==> flow/design.v <==
`timescale 1ns/1ps
module array_mult_top (
    input             clk,
    input      [15:0] a,
    input      [15:0] b,
    output reg [31:0] p
);
    reg  [15:0] a_q, b_q;
    wire [31:0] prod;
    array_multiplier u_mult (
        .in_A(a_q),
        .in_B(b_q),
        .prod_out(prod)
    );
    always @(posedge clk) begin
        a_q <= a;
        b_q <= b;
        p   <= prod;
    end
endmodule

`timescale 1ns/1ps
module array_multiplier (
    input  [15:0] in_A,
    input  [15:0] in_B,
    output [31:0] prod_out
);
    wire [15:0] pp [15:0];   
    genvar i, j;
    generate
        for (i = 0; i < 16; i = i + 1) begin : GEN_PP_ROW
            for (j = 0; j < 16; j = j + 1) begin : GEN_PP_COL
                assign pp[i][j] = in_A[j] & in_B[i];
            end
        end
    endgenerate
    wire [31:0] row_sum [15:0];
    wire [31:0] row_carry [15:0];
    assign row_sum[0]   = {16'b0, pp[0]};
    assign row_carry[0] = 32'b0;
    genvar r;
    generate
        for (r = 1; r < 16; r = r + 1) begin : ADDER_ROWS
            wire [31:0] shifted_pp = { {16 - r{1'b0}}, pp[r], {r{1'b0}} };
            adder32 ADD_STAGE (
                .in_a(row_sum[r-1]),
                .in_b(shifted_pp),
                .cin(1'b0),
                .sum(row_sum[r]),
                .cout(row_carry[r])
            );
        end
    endgenerate
    assign prod_out = row_sum[15];
endmodule
module adder32 (
    input  [31:0] in_a,
    input  [31:0] in_b,
    input         cin,
    output [31:0] sum,
    output        cout
);
    wire [31:0] carry;
    genvar k;
    full_adder FA0 (.a(in_a[0]), .b(in_b[0]), .cin(cin), .sum(sum[0]), .cout(carry[0]));
    generate
        for (k = 1; k < 32; k = k + 1) begin : FA_CHAIN
            full_adder FAi (.a(in_a[k]), .b(in_b[k]), .cin(carry[k-1]), .sum(sum[k]), .cout(carry[k]));
        end
    endgenerate
    assign cout = carry[31];
endmodule
module full_adder (
    input  a,
    input  b,
    input  cin,
    output sum,
    output cout
);
    assign sum  = a ^ b ^ cin;
    assign cout = (a & b) | (b & cin) | (a & cin);
endmodule
From RTL to reports: array_mult_top
Tool output for the design above, in the order of the flow. Line numbers count from 1 in the design file above. Library cell names are shortened. The mark - stands for no value.

Top: array_mult_top. Clock: clk. Cell library: sky130hd. Corner: tt_025C_1v80.

Elaborated design
Source: Yosys, flattened and elaborated, memories not mapped. Widths are those after wreduce; folded enables and synchronous resets count as part of the registers. Registers that Yosys merges into a memory's read port (data or address) are not register bits. Print and check cells do not count. Equal cells are merged and count once.

Under memory cells stands 0. For RAM bits the number is 0. Register bits: 64. Under bits of input ports stands 33. For clocked read ports x word width the number is 0. Output and inout port bits: 32. The figure for elaborated cells is 1859. The figure for memory bits (read-only) is 0. Under bits in latches stands 0.

The figure for bitwise logic cells is 1856. The entry for $add $sub $neg reads 0. The figure for reductions and logical operators is 0. Muxes and demuxes: 0. Order comparisons: 0. Under multipliers stands 0. The figure for div/mod/pow operators is 0. The entry for shift operators reads 0. Under eq/ne operators stands 0.

Operators by type and width (number): 1-bit bitwise AND (944); 1-bit bitwise XOR (464); 1-bit bitwise OR (448).

Logic depth
Depth = most cells in a row (Yosys ltp): at word level without a register or memory, in the mapped netlist without a sequential cell, where the memories' decode and read muxes count.

Depth after elaboration: 116. For ABC_AREA the number is 1. For gate-level depth with buffers the number is 82. The figure for depth with buffers taken out is 80.

Mapped cells and area
Yosys stat after the flow's synthesis: flattened, memories mapped to cells. It holds for the ABC_AREA given above (unset counts as 0); a run with the other value may have another netlist. Totals and module areas in this step are rounded.

The figure for sequential area is 1300 um2. The entry for flip-flop cells reads 64. For chip area (Yosys) the number is 8800 um2. The figure for buffer cells is 64. The figure for standard cells after synthesis is 936.

Cells by type: fa_1 (number 224, total area 4.48E+03 um2); dfxtp_1 (number 64, total area 1.28E+03 um2); inv_1 (number 312, total area 1.17E+03 um2); nand2_1 (number 256, total area 960.922 um2); buf_6 (number 62, total area 698.17 um2); ha_1 (number 16, total area 200.192 um2); buf_4 (number 2, total area 15.014 um2).

Timing after synthesis
Path of least setup slack by OpenSTA after synthesis, without wires, with an ideal clock, recovery checks aside; 20% of the period is set as input and as output delay. Where synthesis merged equal registers, the netlist keeps one of their names.

Path type: register to register. Start point: register b_q[0]. End point: register p[30]. Under delay of the path stands 19.436 ns. Path buffers: 2. The entry for slack reads 0.563 ns. For data required time the number is 19.943 ns. The entry for period reads 20.0 ns. Stages: 57. For time at the first pin the number is 0.000 ns. For setup time the number is 0.057 ns. Arrival: 19.379 ns. The entry for synthesis period reached reads 19.437 ns.

"delay of the path" is the arrival time less input delay plus setup time. "stages" counts driving pins, that of a launching flip-flop among them; a cell with two outputs on the path counts twice. "synthesis period reached" = period - worst setup slack (recovery checks aside). The figure is calculated, with input and output delays left at 20% of the set period. Between the ends stands the longest chain of elaborated cells between them, by number of cells; it is not shown to be the way that was timed. Of several equally long chains one is given. Each line given opens the expression or statement behind the cell; cells for indexed reads and writes are added by Yosys, which also makes memories of some case tables.

Cells stage by stage: dfxtp_1 buf_6 buf_6 nand2_1 inv_1 ha_1 inv_1 fa_1 fa_1 inv_1 fa_1 fa_1 fa_1 fa_1 fa_1 fa_1 fa_1 fa_1 [21 not listed] fa_1 fa_1 fa_1 fa_1 fa_1 fa_1 fa_1 fa_1 fa_1 fa_1 fa_1 fa_1 fa_1 fa_1 fa_1 inv_1 fa_1 inv_1. Under length of the longest elaborated chain stands 114. Elaborated cells on any way between the ends: 1567. For source lines of those cells the number is 3. Those cells by class: logic (1567).

RTL lines, path after synthesis: from (decl) (line 8) `reg  [15:0] a_q, b_q;`; from (assign) (line 17) `b_q <= b;`; 1-bit bitwise AND (line 33) `assign pp[i][j] = in_A[j] & in_B[i];`; 1-bit bitwise AND x2 (line 81) `assign cout = (a & b) | (b & cin) | (a & cin);`; 1-bit bitwise OR x2 (line 81); 1-bit bitwise AND (line 81); 1-bit bitwise OR x2 (line 81); 1-bit bitwise AND (line 81); 1-bit bitwise OR x2 (line 81); [93 not listed]; 1-bit bitwise AND (line 81); 1-bit bitwise OR x2 (line 81); 1-bit bitwise AND (line 81); 1-bit bitwise OR x2 (line 81); 1-bit bitwise AND (line 81); 1-bit bitwise OR x2 (line 81); 1-bit bitwise XOR (line 80) `assign sum  = a ^ b ^ cin;`; to (assign) (line 18) `p   <= prod;`; to (decl) (line 6) `output reg [31:0] p`.

Path in the finished layout
Path of least setup slack in the final report of stored run 1 (OpenROAD, finished layout, wires in). Where an end is a register, its clock arrival counts in the times.

Path type: register to register. Start point: register b_q[0]. End point: register p[30]. For time at the first pin the number is 0.35 ns. For data required time the number is 19.01 ns. The entry for period reads 18.7 ns. The entry for slack reads -0.18 ns. Path buffers: 2. For setup time the number is 0.05 ns. Arrival: 19.19 ns. Stages: 53.

Between the ends stands the longest chain of elaborated cells between them, by number of cells; it is not shown to be the way that was timed. Of several equally long chains one is given.

Cells stage by stage: dfxtp_2 buf_6 buf_8 nand2_1 inv_1 ha_1 inv_1 fa_2 fa_2 inv_2 fa_1 fa_2 fa_2 fa_2 fa_2 fa_2 fa_2 fa_2 [17 not listed] fa_2 fa_2 fa_2 fa_2 fa_2 fa_2 fa_2 fa_2 fa_2 fa_2 fa_2 fa_2 fa_1 fa_2 fa_1 inv_1 fa_1 inv_1. Under length of the longest elaborated chain stands 114. Elaborated cells on any way between the ends: 1567. For source lines of those cells the number is 3. Those cells by class: logic (1567).

RTL lines, path after layout: from (decl) (line 8) `reg  [15:0] a_q, b_q;`; from (assign) (line 17) `b_q <= b;`; 1-bit bitwise AND (line 33) `assign pp[i][j] = in_A[j] & in_B[i];`; 1-bit bitwise AND x2 (line 81) `assign cout = (a & b) | (b & cin) | (a & cin);`; 1-bit bitwise OR x2 (line 81); 1-bit bitwise AND (line 81); 1-bit bitwise OR x2 (line 81); 1-bit bitwise AND (line 81); 1-bit bitwise OR x2 (line 81); [93 not listed]; 1-bit bitwise AND (line 81); 1-bit bitwise OR x2 (line 81); 1-bit bitwise AND (line 81); 1-bit bitwise OR x2 (line 81); 1-bit bitwise AND (line 81); 1-bit bitwise OR x2 (line 81); 1-bit bitwise XOR (line 80) `assign sum  = a ^ b ^ cin;`; to (assign) (line 18) `p   <= prod;`; to (decl) (line 6) `output reg [31:0] p`.

Appendix: measured runs

Settings and measured results of 6 stored flow runs for module array_mult_top (sky130hd), not sorted in any way. The constraints put input and output delay at 20% of the set period each and load the outputs with 0.01 pF. The measured numbers are rounded.

Stored run 1 has these settings: ABC_AREA 1; CELL_PAD_IN_SITES_DETAIL_PLACEMENT 0; CORE_ASPECT_RATIO 1.61; CORE_MARGIN 7; CORE_UTILIZATION 33; GPL_ROUTABILITY_DRIVEN 0; GPL_TIMING_DRIVEN 0; PLACE_DENSITY_LB_ADDON 0.01; SETUP_SLACK_MARGIN 5.0; SLEW_MARGIN 40; TNS_END_PERCENT 10; period_ns 18.7; CAP_MARGIN 20. The worst slack on setup checks is -0.18 ns. The measured utilization after layout is 41%. The die size stands at 32000 um2. The final worst hold slack stands at 0.68 ns. The chip area after synthesis (Yosys) stands at 8800 um2. The setup TNS is -0.18 ns.

Stored run 2 has these settings: CAP_MARGIN 10; CELL_PAD_IN_SITES_DETAIL_PLACEMENT 2; CORE_ASPECT_RATIO 1.18; CORE_UTILIZATION 15; CTS_CLUSTER_DIAMETER 384; CTS_CLUSTER_SIZE 74; MAX_ROUTING_LAYER met4; MIN_ROUTING_LAYER met1; SLEW_MARGIN 15; TNS_END_PERCENT 10; period_ns 25.9; CORE_MARGIN 2. The worst slack on setup checks is 5.1 ns. The measured utilization after layout is 18%. The die size stands at 56000 um2. The final worst hold slack stands at 0.77 ns. The chip area after synthesis (Yosys) stands at 8200 um2. The setup TNS is 0.000 ns.

Stored run 3 has these settings: ABC_AREA 0; CELL_PAD_IN_SITES_GLOBAL_PLACEMENT 1; CORE_UTILIZATION 71; GPL_ROUTABILITY_DRIVEN 1; GPL_TIMING_DRIVEN 1; PLACE_DENSITY_LB_ADDON 0.29; SETUP_SLACK_MARGIN 0.31; SLEW_MARGIN 0; TNS_END_PERCENT 65; period_ns 16.0; CAP_MARGIN 20; CORE_MARGIN 2. Outcome: unfinished; error FLW-0024 in placement.

Stored run 4 has these settings: CAP_MARGIN 25; CORE_MARGIN 9; CORE_UTILIZATION 31; CTS_CLUSTER_SIZE 93; GPL_ROUTABILITY_DRIVEN 0; GPL_TIMING_DRIVEN 0; MIN_ROUTING_LAYER met2; PLACE_DENSITY 0.91; SLEW_MARGIN 15; TNS_END_PERCENT 95; period_ns 11.2. The worst slack on setup checks is -7.9 ns. The measured utilization after layout is 39%. The die size stands at 32000 um2. The final worst hold slack stands at 0.68 ns. The chip area after synthesis (Yosys) stands at 8200 um2. The setup TNS is -91 ns.

Stored run 5 has these settings: CORE_UTILIZATION 40; PLACE_DENSITY 0.6; SETUP_SLACK_MARGIN -1.62; period_ns 19.6; CAP_MARGIN 20; CORE_MARGIN 2; SLEW_MARGIN 20. The worst slack on setup checks is -0.23 ns. The measured utilization after layout is 46%. The die size stands at 22000 um2. The final worst hold slack stands at 0.51 ns. The chip area after synthesis (Yosys) stands at 8200 um2. The setup TNS is -0.24 ns.

Stored run 6 has these settings: CORE_UTILIZATION 40; PLACE_DENSITY 0.6; period_ns 20.4; CAP_MARGIN 20; CORE_MARGIN 2; SLEW_MARGIN 20. The worst slack on setup checks is 0.68 ns. The measured utilization after layout is 46%. The die size stands at 22000 um2. The final worst hold slack stands at 0.63 ns. The chip area after synthesis (Yosys) stands at 8200 um2. The setup TNS is 0.000 ns.
